==> flow/design.v <==
module instruction_decoder (
    input  logic [31:0] instr,
    output logic is_set_height,
    output logic is_set_weight,
    output logic is_calc_bmi,
    output logic is_calc_bmr,
    output logic [31:25] funct7,  
    output logic [31:20] imm,  
    output logic [24:20] rs2,    
    output logic [19:15] rs1,   
    output logic [11:7] rd  
);
    logic [6:0] opcode;
    assign opcode = instr[6:0];
    logic [14:12] w_h;
    assign w_h = instr[14:12];
    assign is_set_height = (opcode == 7'b0001011) & (w_h == 3'b000);
    assign is_set_weight = (opcode == 7'b0001011) & (w_h == 3'b001);
    assign is_calc_bmi   = (opcode == 7'b0001101);
    assign is_calc_bmr   = (opcode == 7'b0001110);
    assign imm = instr[31:20];
    assign rd = instr[11:7];
    assign rs2 = instr[24:20];
    assign rs1 = instr[19:15];
    assign funct7 = (is_calc_bmr)?instr[31:25]:7'b0;
endmodule
module memory (
    input  logic        clk,
    input  logic        reset,
    input  logic        we_height,
    input  logic        we_weight,
    input  logic [4:0]  user_index,
    input  logic [31:0] data_in,
    output logic [31:0] height_out,
    output logic [31:0] weight_out
);
    reg [31:0] mem_height [0:31];
    reg [31:0] mem_weight [0:31];
    always @(posedge clk or posedge reset) begin
         if (reset) begin
           for (int i = 0; i < 32; i++) begin
                mem_height[i] <= 32'd0;     
                mem_weight[i] <= 32'd0;      
            end
        end else begin
            if (we_height) mem_height[user_index] <= data_in;
            if (we_weight) mem_weight[user_index] <= data_in;
        end
    end
    assign height_out = mem_height[user_index];
    assign weight_out = mem_weight[user_index];
endmodule
module alu (
    input logic is_calc_bmi,
    input logic is_calc_bmr,
    input logic [31:0] height,   
    input logic [31:0] weight,   
    input logic [6:0] funct7,    
    output logic [31:0] result
);
    logic [31:0] bmi;
    logic [31:0] bmr;
    logic [31:0] height_mm;
    logic [31:0] height_m2;
    logic [31:0] weight_x10000;  
    logic [5:0] age;
    logic gender;  
    assign gender = funct7[6];
    assign age = funct7[5:0];
    always@(*)begin
        height_mm = height * 10;  
        height_m2 = (height_mm * height_mm) / 10000;  
        weight_x10000 = weight * 10000;
        bmi = 0;
        bmr = 0;
        if (is_calc_bmi) begin
            if (height_m2 != 0)
                bmi = weight_x10000 / height_m2;   
            else
                bmi = 0;
            result = bmi;
        end
        else if (is_calc_bmr) begin
            bmr = (10 * weight) + (625 * height / 100) - (5 * age);
            if (gender)
                bmr = bmr + 5;
            else
                bmr = bmr - 161;
            result = bmr;
        end
        else begin
            result = 0;   
        end
    end
endmodule
module top (
    input  logic        clk,
    input  logic        reset,
    input  logic [31:0] instr,
    output logic [31:0] result
);
    logic is_set_height;
    logic is_set_weight;
    logic is_calc_bmi;
    logic is_calc_bmr;
    logic [31:25] gender_age;
    logic [31:20] imm;  
    logic [24:20] rs2;    
    logic [19:15] rs1;   
    logic [11:7] rd;  
    logic [31:0] height_out;
    logic [31:0] weight_out;
    logic [31:0] alu_result;
    logic [4:0]  user_index;
    instruction_decoder u_decoder(.instr(instr),
        .is_set_height(is_set_height),
        .is_set_weight(is_set_weight),
        .is_calc_bmi(is_calc_bmi),
        .is_calc_bmr(is_calc_bmr),
        .funct7(gender_age),  
        .imm(imm),  
        .rs2(rs2),    
        .rs1(rs1),   
        .rd(rd)  
        );
    logic [31:0] imm_extended;
    assign imm_extended = {{20{imm[31]}}, imm};  
    assign user_index = (is_set_height | is_set_weight) ? rd : rs1;
    memory user_memory(.clk(clk),
        .reset(reset),
        .we_height(is_set_height),
        .we_weight(is_set_weight),
        .user_index(user_index),
        .data_in(imm_extended),
        .height_out(height_out),
        .weight_out(weight_out));
    alu health_alu (
        .is_calc_bmi(is_calc_bmi),
        .is_calc_bmr(is_calc_bmr),
        .height(height_out),
        .weight(weight_out),
        .funct7(gender_age),
        .result(alu_result)
    );
    always @(posedge clk or posedge reset) begin
        if (reset)
            result <= 32'd0;
        else
            result <= alu_result;
    end
endmodule
# == Reports on top ==
# Tool output for the design above before and after an edit, in the order of the flow.
# Lines under "orig" count in the file above, lines under "edited" in the edited file.
# "diff" is "edited" less "orig", of the values as shown; "rel_change_pct" is that difference over "orig", in percent.
# Not given: n/a
# setup
top_module,top
clock,clk
lib,sky130hd
corner,tt_025C_1v80

# == Edit of the RTL ==
# Unified diff, file above to edited file.
# The edited RTL no longer does the same as the RTL above: the edit was made by script, with no optimisation intended.
# begin of diff
@@ -49,5 +49,7 @@
     end
     assign height_out = mem_height[user_index];
-    assign weight_out = mem_weight[user_index];
+    reg [31:0] weight_out_reg;
+    always @(posedge clk) weight_out_reg <= mem_weight[user_index];
+    assign weight_out = weight_out_reg;
 endmodule
 module alu (
# end of diff

# == Word-level counts ==
# Counts by Yosys on the flattened word-level netlist (proc, flatten, opt, wreduce). Print and check cells are left out. Cells with the same type and inputs are merged into one.
# bits
element,orig,edited,diff,rel_change_pct
ff_bits,800,832,32,4.00
inputBits,34,34,0,0.00
word_cells,191,192,1,0.52
# classes
element,orig,edited,diff,rel_change_pct
n_logic,3,3,0,0.00
muxes,8,8,0,0.00
n_eq,35,35,0,0.00
n_div,3,3,0,0.00
addsub,4,4,0,0.00
n_mul,6,6,0,0.00
n_reduce_logical,67,67,0,0.00
# Operator kinds equal on both sides are left out: 30.

# == Longest topological paths ==
# Yosys ltp: most cells in a row. Word level: on the elaborated netlist, between registers, memories and ports. Mapped: between sequential cells and ports; inverters and the memories' decode and read muxes count.
# logic_depth
element,orig,edited,diff,rel_change_pct
depth_word,14,14,0,0.00
ABC_AREA,0,0,n/a,n/a
mapped_depth,1085,1095,10,0.92
ltp_nobuf,995,1029,34,3.42

# == Synthesis result ==
# The flow's flattened synthesis, as Yosys stat reports it; memories are mapped. The netlist is that of the ABC_AREA named above (0 if unset); the other value can give another one.
# synth_totals
element,orig,edited,diff,rel_change_pct
sequential_area_um2,20019.2,20259.4,240.2,1.20
ffs,800,812,12,1.50
buffers,541,468,-73,-13.49
mapped_area_um2,110885.1,101934.0,-8951.1,-8.07
cell_count,13052,11511,-1541,-11.81
# by_type
cell,orig,edited,diff,rel_change_pct
sky130_fd_sc_hd__a21oi_1,1093,656,-437,-39.98
sky130_fd_sc_hd__xnor2_1,662,400,-262,-39.58
sky130_fd_sc_hd__nor2_1,1052,859,-193,-18.35
sky130_fd_sc_hd__o21a_1,153,341,188,122.88
sky130_fd_sc_hd__a21o_1,310,155,-155,-50.00
sky130_fd_sc_hd__o21bai_1,244,114,-130,-53.28
sky130_fd_sc_hd__nor3_1,278,404,126,45.32
sky130_fd_sc_hd__o21ai_0,408,285,-123,-30.15
sky130_fd_sc_hd__mux2_2,881,972,91,10.33
sky130_fd_sc_hd__nand2b_1,163,84,-79,-48.47
sky130_fd_sc_hd__o31ai_1,63,120,57,90.48
sky130_fd_sc_hd__xor2_1,274,218,-56,-20.44
sky130_fd_sc_hd__clkbuf_1,367,314,-53,-14.44
sky130_fd_sc_hd__nand4_1,179,126,-53,-29.61
sky130_fd_sc_hd__nand3_1,278,234,-44,-15.83
sky130_fd_sc_hd__or3_1,94,59,-35,-37.23
sky130_fd_sc_hd__a221oi_1,98,66,-32,-32.65
sky130_fd_sc_hd__a22o_1,98,70,-28,-28.57
# Cell types equal on both sides are left out: 22.
# Not every row of either side is listed.
# By module: a second synthesis without flattening, with its own total; a netlist apart from the flattened one above.
# hier_totals
element,orig,edited,diff,rel_change_pct
hier_cells,16584,16846,262,1.58
area_unflattened_um2,165746.5,166030.5,284.0,0.17
# Each row is one instance without its submodules.
# modules_orig
mod,instances,area_um2,n_cells,seq_area_um2
memory,1,91591.6,6917,51249.2
alu,1,72838.6,9574,0.0
top,1,872.1,39,800.8
instruction_decoder,1,444.2,54,0.0
# modules_edited
mod,instances,area_um2,n_cells,seq_area_um2
memory,1,92870.3,7123,51889.8
alu,1,71843.9,9630,0.0
top,1,872.1,39,800.8
instruction_decoder,1,444.2,54,0.0

# == Worst setup path after synthesis ==
# OpenSTA on the mapped netlist: ideal clock, no wires. The path of least setup slack (recovery checks aside). Input and output delay are each 20% of the period. Register names are those of the netlist, which keeps one name where synthesis merged equal registers.
# synth_timing
element,orig,edited,diff,rel_change_pct
path_kind,input -> register,input -> register,n/a,n/a
startpoint,in instr[5],in instr[5],n/a,n/a
endpoint,reg result[0],reg result[0],n/a,n/a
required_time_ns,249.856,249.863,0.007,0.00
n_path_buf,103,76,-27,-26.21
clock_period_ns,250.0,250.0,0.0,0.00
setup_ns,0.144,0.137,-0.007,n/a
arrival_time_ns,233.604,233.531,-0.073,-0.03
launch_ns,50.000,50.000,0.000,0.00
path_delay_ns,183.748,183.668,-0.080,-0.04
path_stages,1032,1049,17,1.65
slack_ns,16.252,16.332,0.080,n/a
period_less_setup_slack_ns,233.748,233.668,-0.080,-0.03
# "path_delay_ns" is the arrival time less input delay plus setup time.
# "path_stages": output pins that drive a net of the path, with the launching flip-flop's if there is one; two outputs of one cell count as two.
# "period_less_setup_slack_ns" = period - worst setup slack (recovery checks aside). The figure is calculated, with input and output delays left at 20% of the set period.
# Between the ends stands the longest chain of elaborated cells between them, by number of cells; it is not shown to be the way that was timed. Of several equally long chains one is given.
# A line is the first line of the expression or statement that the cell stems from. Yosys adds cells for indexed reads and writes and turns some case tables into memories.
# synth_via_orig
cell_sequence,sky130_fd_sc_hd__or4b_1 > sky130_fd_sc_hd__nor3_2 > sky130_fd_sc_hd__clkbuf_1 > sky130_fd_sc_hd__buf_2 > sky130_fd_sc_hd__clkbuf_1 > sky130_fd_sc_hd__o21ai_0 > sky130_fd_sc_hd__nand2_1 > sky130_fd_sc_hd__clkbuf_1 > sky130_fd_sc_hd__buf_1 > sky130_fd_sc_hd__buf_1 > sky130_fd_sc_hd__buf_1 > sky130_fd_sc_hd__nor2_1 > sky130_fd_sc_hd__a21oi_1 > sky130_fd_sc_hd__ha_1 > sky130_fd_sc_hd__ha_1 > sky130_fd_sc_hd__a21oi_1 > sky130_fd_sc_hd__o21bai_1 > sky130_fd_sc_hd__a21oi_1 > [996 not listed] > sky130_fd_sc_hd__buf_8 > sky130_fd_sc_hd__nor2_2 > sky130_fd_sc_hd__a21oi_1 > sky130_fd_sc_hd__ha_1 > sky130_fd_sc_hd__a21oi_1 > sky130_fd_sc_hd__nor2b_1 > sky130_fd_sc_hd__o21ai_0 > sky130_fd_sc_hd__nand2b_1 > sky130_fd_sc_hd__a21oi_1 > sky130_fd_sc_hd__nor2b_1 > sky130_fd_sc_hd__o21ai_0 > sky130_fd_sc_hd__nand2b_1 > sky130_fd_sc_hd__a21oi_1 > sky130_fd_sc_hd__o21ai_0 > sky130_fd_sc_hd__o2111ai_1 > sky130_fd_sc_hd__o21ai_0 > sky130_fd_sc_hd__o32ai_1 > sky130_fd_sc_hd__a22oi_1
elab_chain_cells,14
cone_cells,59
# synth_lines_orig
element,line_no,source
from (decl),99,"input  logic [31:0] instr,"
== test 7 x 4 -> 1 bit,17,assign is_set_height = (opcode == 7'b0001011) & (w_h == 3'b000);
bitwise AND 1 bit,17,
bitwise OR 1 bit,128,assign user_index = (is_set_height | is_set_weight) ? rd : rs1;
two-way mux 5 bit,128,
== test 5 bit,50,assign height_out = mem_height[user_index];
parallel mux 32 bit (select 32 bit),50,
multiplier 10 x 32 -> 32 bit,84,bmr = (10 * weight) + (625 * height / 100) - (5 * age);
divider 32 x 7 -> 32 bit,84,
adder 32 bit,84,
subtractor 32 bit,84,
subtractor 32 x 8 -> 32 bit,88,bmr = bmr - 161;
two-way mux 32 bit,85,if (gender)
two-way mux 32 bit,83,else if (is_calc_bmr) begin
two-way mux 32 bit,76,if (is_calc_bmi) begin
to (assign),147,result <= 32'd0;
to (assign),149,result <= alu_result;
to (decl),100,output logic [31:0] result
# synth_via_edited
cell_sequence,sky130_fd_sc_hd__or4b_4 > sky130_fd_sc_hd__nor3_1 > sky130_fd_sc_hd__buf_4 > sky130_fd_sc_hd__buf_12 > sky130_fd_sc_hd__buf_12 > sky130_fd_sc_hd__buf_12 > sky130_fd_sc_hd__mux2i_1 > sky130_fd_sc_hd__clkbuf_1 > sky130_fd_sc_hd__clkbuf_1 > sky130_fd_sc_hd__a22oi_1 > sky130_fd_sc_hd__nand4_1 > sky130_fd_sc_hd__nor3_1 > sky130_fd_sc_hd__nand3_1 > sky130_fd_sc_hd__ha_1 > sky130_fd_sc_hd__ha_1 > sky130_fd_sc_hd__a21o_1 > sky130_fd_sc_hd__a21oi_1 > sky130_fd_sc_hd__o21bai_1 > [1013 not listed] > sky130_fd_sc_hd__clkbuf_1 > sky130_fd_sc_hd__a21oi_1 > sky130_fd_sc_hd__ha_1 > sky130_fd_sc_hd__a21oi_1 > sky130_fd_sc_hd__nor2b_1 > sky130_fd_sc_hd__o21ai_0 > sky130_fd_sc_hd__nand2b_1 > sky130_fd_sc_hd__a21oi_1 > sky130_fd_sc_hd__nor2b_1 > sky130_fd_sc_hd__o21ai_0 > sky130_fd_sc_hd__nand2b_1 > sky130_fd_sc_hd__a21oi_1 > sky130_fd_sc_hd__o22ai_1 > sky130_fd_sc_hd__or4b_2 > sky130_fd_sc_hd__nor2b_1 > sky130_fd_sc_hd__o221ai_1 > sky130_fd_sc_hd__o21ai_0 > sky130_fd_sc_hd__a32oi_1
elab_chain_cells,14
cone_cells,57
# synth_lines_edited
element,line_no,source
from (decl),101,"input  logic [31:0] instr,"
== test 7 x 4 -> 1 bit,17,assign is_set_height = (opcode == 7'b0001011) & (w_h == 3'b000);
bitwise AND 1 bit,17,
bitwise OR 1 bit,130,assign user_index = (is_set_height | is_set_weight) ? rd : rs1;
two-way mux 5 bit,130,
== test 5 bit,50,assign height_out = mem_height[user_index];
parallel mux 32 bit (select 32 bit),50,
multiplier 10 x 32 -> 32 bit,86,bmr = (10 * weight) + (625 * height / 100) - (5 * age);
divider 32 x 7 -> 32 bit,86,
adder 32 bit,86,
subtractor 32 bit,86,
subtractor 32 x 8 -> 32 bit,90,bmr = bmr - 161;
two-way mux 32 bit,87,if (gender)
two-way mux 32 bit,85,else if (is_calc_bmr) begin
two-way mux 32 bit,78,if (is_calc_bmi) begin
to (assign),149,result <= 32'd0;
to (assign),151,result <= alu_result;
to (decl),102,output logic [31:0] result

# == Worst path after layout ==
# Path of least setup slack in the final report of each run of set A (OpenROAD, finished layout, wires in). Where an end is a register, its clock arrival counts in the times.
# layout_timing
element,orig,edited,diff,rel_change_pct
path_kind,input -> register,input -> register,n/a,n/a
startpoint,in instr[10],in instr[2],n/a,n/a
endpoint,reg result[0],reg result[0],n/a,n/a
n_path_buf,25,24,-1,-4.00
slack_ns,13.66,12.40,-1.26,n/a
setup_ns,0.15,0.10,-0.05,n/a
required_time_ns,240.59,240.62,0.03,0.01
launch_ns,48.00,48.00,0.00,0.00
arrival_time_ns,226.93,228.22,1.29,0.57
path_stages,951,982,31,3.26
clock_period_ns,240.0,240.0,0.0,0.00
# Between the ends stands the longest chain of elaborated cells between them, by number of cells; it is not shown to be the way that was timed. Of several equally long chains one is given.
# layout_via_orig
cell_sequence,sky130_fd_sc_hd__clkdlybuf4s50_1 > sky130_fd_sc_hd__buf_4 > sky130_fd_sc_hd__and3b_2 > sky130_fd_sc_hd__nand2_1 > sky130_fd_sc_hd__mux2i_4 > sky130_fd_sc_hd__buf_4 > sky130_fd_sc_hd__a222oi_1 > sky130_fd_sc_hd__o2111ai_2 > sky130_fd_sc_hd__o41ai_4 > sky130_fd_sc_hd__buf_6 > sky130_fd_sc_hd__inv_4 > sky130_fd_sc_hd__ha_1 > sky130_fd_sc_hd__ha_1 > sky130_fd_sc_hd__a21o_1 > sky130_fd_sc_hd__a21oi_1 > sky130_fd_sc_hd__o21bai_1 > sky130_fd_sc_hd__a21oi_1 > sky130_fd_sc_hd__o21bai_1 > [915 not listed] > sky130_fd_sc_hd__o21bai_1 > sky130_fd_sc_hd__a21oi_2 > sky130_fd_sc_hd__nand4_4 > sky130_fd_sc_hd__mux2_4 > sky130_fd_sc_hd__ha_1 > sky130_fd_sc_hd__nor2b_1 > sky130_fd_sc_hd__o21ai_0 > sky130_fd_sc_hd__nand2b_1 > sky130_fd_sc_hd__a21oi_1 > sky130_fd_sc_hd__nor2b_1 > sky130_fd_sc_hd__o21ai_0 > sky130_fd_sc_hd__nand2b_1 > sky130_fd_sc_hd__a21oi_1 > sky130_fd_sc_hd__o21ai_0 > sky130_fd_sc_hd__o2111ai_1 > sky130_fd_sc_hd__o21ai_0 > sky130_fd_sc_hd__o32ai_1 > sky130_fd_sc_hd__a22oi_1
elab_chain_cells,11
cone_cells,51
# layout_lines_orig
element,line_no,source
from (decl),99,"input  logic [31:0] instr,"
two-way mux 5 bit,128,assign user_index = (is_set_height | is_set_weight) ? rd : rs1;
== test 5 bit,50,assign height_out = mem_height[user_index];
parallel mux 32 bit (select 32 bit),50,
multiplier 10 x 32 -> 32 bit,84,bmr = (10 * weight) + (625 * height / 100) - (5 * age);
divider 32 x 7 -> 32 bit,84,
adder 32 bit,84,
subtractor 32 bit,84,
subtractor 32 x 8 -> 32 bit,88,bmr = bmr - 161;
two-way mux 32 bit,85,if (gender)
two-way mux 32 bit,83,else if (is_calc_bmr) begin
two-way mux 32 bit,76,if (is_calc_bmi) begin
to (assign),147,result <= 32'd0;
to (assign),149,result <= alu_result;
to (decl),100,output logic [31:0] result
# layout_via_edited
cell_sequence,sky130_fd_sc_hd__clkdlybuf4s50_1 > sky130_fd_sc_hd__or3b_2 > sky130_fd_sc_hd__nor3_4 > sky130_fd_sc_hd__buf_12 > sky130_fd_sc_hd__buf_16 > sky130_fd_sc_hd__mux2i_4 > sky130_fd_sc_hd__buf_6 > sky130_fd_sc_hd__a222oi_1 > sky130_fd_sc_hd__o21ai_1 > sky130_fd_sc_hd__nor3_2 > sky130_fd_sc_hd__nand3_2 > sky130_fd_sc_hd__nand2_4 > sky130_fd_sc_hd__clkinvlp_4 > sky130_fd_sc_hd__ha_1 > sky130_fd_sc_hd__ha_1 > sky130_fd_sc_hd__a21o_1 > sky130_fd_sc_hd__a21oi_1 > sky130_fd_sc_hd__o21bai_1 > [946 not listed] > sky130_fd_sc_hd__o21a_1 > sky130_fd_sc_hd__nor2_1 > sky130_fd_sc_hd__nor2_1 > sky130_fd_sc_hd__o21ai_0 > sky130_fd_sc_hd__nand2b_1 > sky130_fd_sc_hd__a21oi_1 > sky130_fd_sc_hd__xnor2_1 > sky130_fd_sc_hd__mux2_1 > sky130_fd_sc_hd__ha_1 > sky130_fd_sc_hd__nand4_1 > sky130_fd_sc_hd__or3_1 > sky130_fd_sc_hd__nor4b_2 > sky130_fd_sc_hd__o21ai_0 > sky130_fd_sc_hd__or4b_2 > sky130_fd_sc_hd__nor2_1 > sky130_fd_sc_hd__o2111ai_1 > sky130_fd_sc_hd__o21ai_1 > sky130_fd_sc_hd__a32oi_1
elab_chain_cells,14
cone_cells,57
# layout_lines_edited
element,line_no,source
from (decl),101,"input  logic [31:0] instr,"
== test 7 x 4 -> 1 bit,17,assign is_set_height = (opcode == 7'b0001011) & (w_h == 3'b000);
bitwise AND 1 bit,17,
bitwise OR 1 bit,130,assign user_index = (is_set_height | is_set_weight) ? rd : rs1;
two-way mux 5 bit,130,
== test 5 bit,50,assign height_out = mem_height[user_index];
parallel mux 32 bit (select 32 bit),50,
multiplier 10 x 32 -> 32 bit,86,bmr = (10 * weight) + (625 * height / 100) - (5 * age);
divider 32 x 7 -> 32 bit,86,
adder 32 bit,86,
subtractor 32 bit,86,
subtractor 32 x 8 -> 32 bit,90,bmr = bmr - 161;
two-way mux 32 bit,87,if (gender)
two-way mux 32 bit,85,else if (is_calc_bmr) begin
two-way mux 32 bit,78,if (is_calc_bmi) begin
to (assign),149,result <= 32'd0;
to (assign),151,result <= alu_result;
to (decl),102,output logic [31:0] result

# == Measured runs ==
# Runs of the flow (Yosys, OpenROAD) on both versions; the two runs of a pair have the same settings. The constraints put input and output delay at 20% of the set period each and load the outputs with 0.01 pF.
# flow_settings_set_A
CORE_UTILIZATION,40
period_ns,240.0
CAP_MARGIN,20
CORE_MARGIN,2
SLEW_MARGIN,20
# results_set_A
element,orig,edited,diff,rel_change_pct
hold_worst_slack_ns,0.504,0.494,-0.010,n/a
setupTns_ns,0.000,0.000,0.000,n/a
die_um2,281441.0,258888.0,-22553.0,-8.01
synthArea_um2,110885.1,101934.0,-8951.1,-8.07
worst_setup_slack_ns,13.663,12.397,-1.266,n/a
finish.utilization_pct,43.8,44.5,0.7,n/a
achieved_clock_period_ns,226.337,227.603,1.266,0.56
post_route_stdcell_area_um2,120977.0,112774.0,-8203.0,-6.78
# flow_settings_set_B
CAP_MARGIN,30
CORE_ASPECT_RATIO,0.62
CORE_UTILIZATION,17
CTS_CLUSTER_DIAMETER,41
GPL_TIMING_DRIVEN,1
MAX_ROUTING_LAYER,met5
PLACE_DENSITY_LB_ADDON,0.25
TNS_END_PERCENT,40
period_ns,168.0
CORE_MARGIN,2
SLEW_MARGIN,20
# results_set_B
element,orig,edited,diff,rel_change_pct
hold_worst_slack_ns,0.499,0.488,-0.011,n/a
setupTns_ns,-76.934,-123.667,-46.733,n/a
die_um2,658930.0,605999.0,-52931.0,-8.03
synthArea_um2,110885.1,101934.0,-8951.1,-8.07
worst_setup_slack_ns,-21.481,-28.089,-6.608,n/a
finish.utilization_pct,26.1,25.5,-0.6,n/a
achieved_clock_period_ns,189.481,196.089,6.608,3.49
post_route_stdcell_area_um2,169681.0,151926.0,-17755.0,-10.46
# "achieved_clock_period_ns" = clock period - worst setup slack. The figure is calculated, with input and output delays left at 20% of the set period.
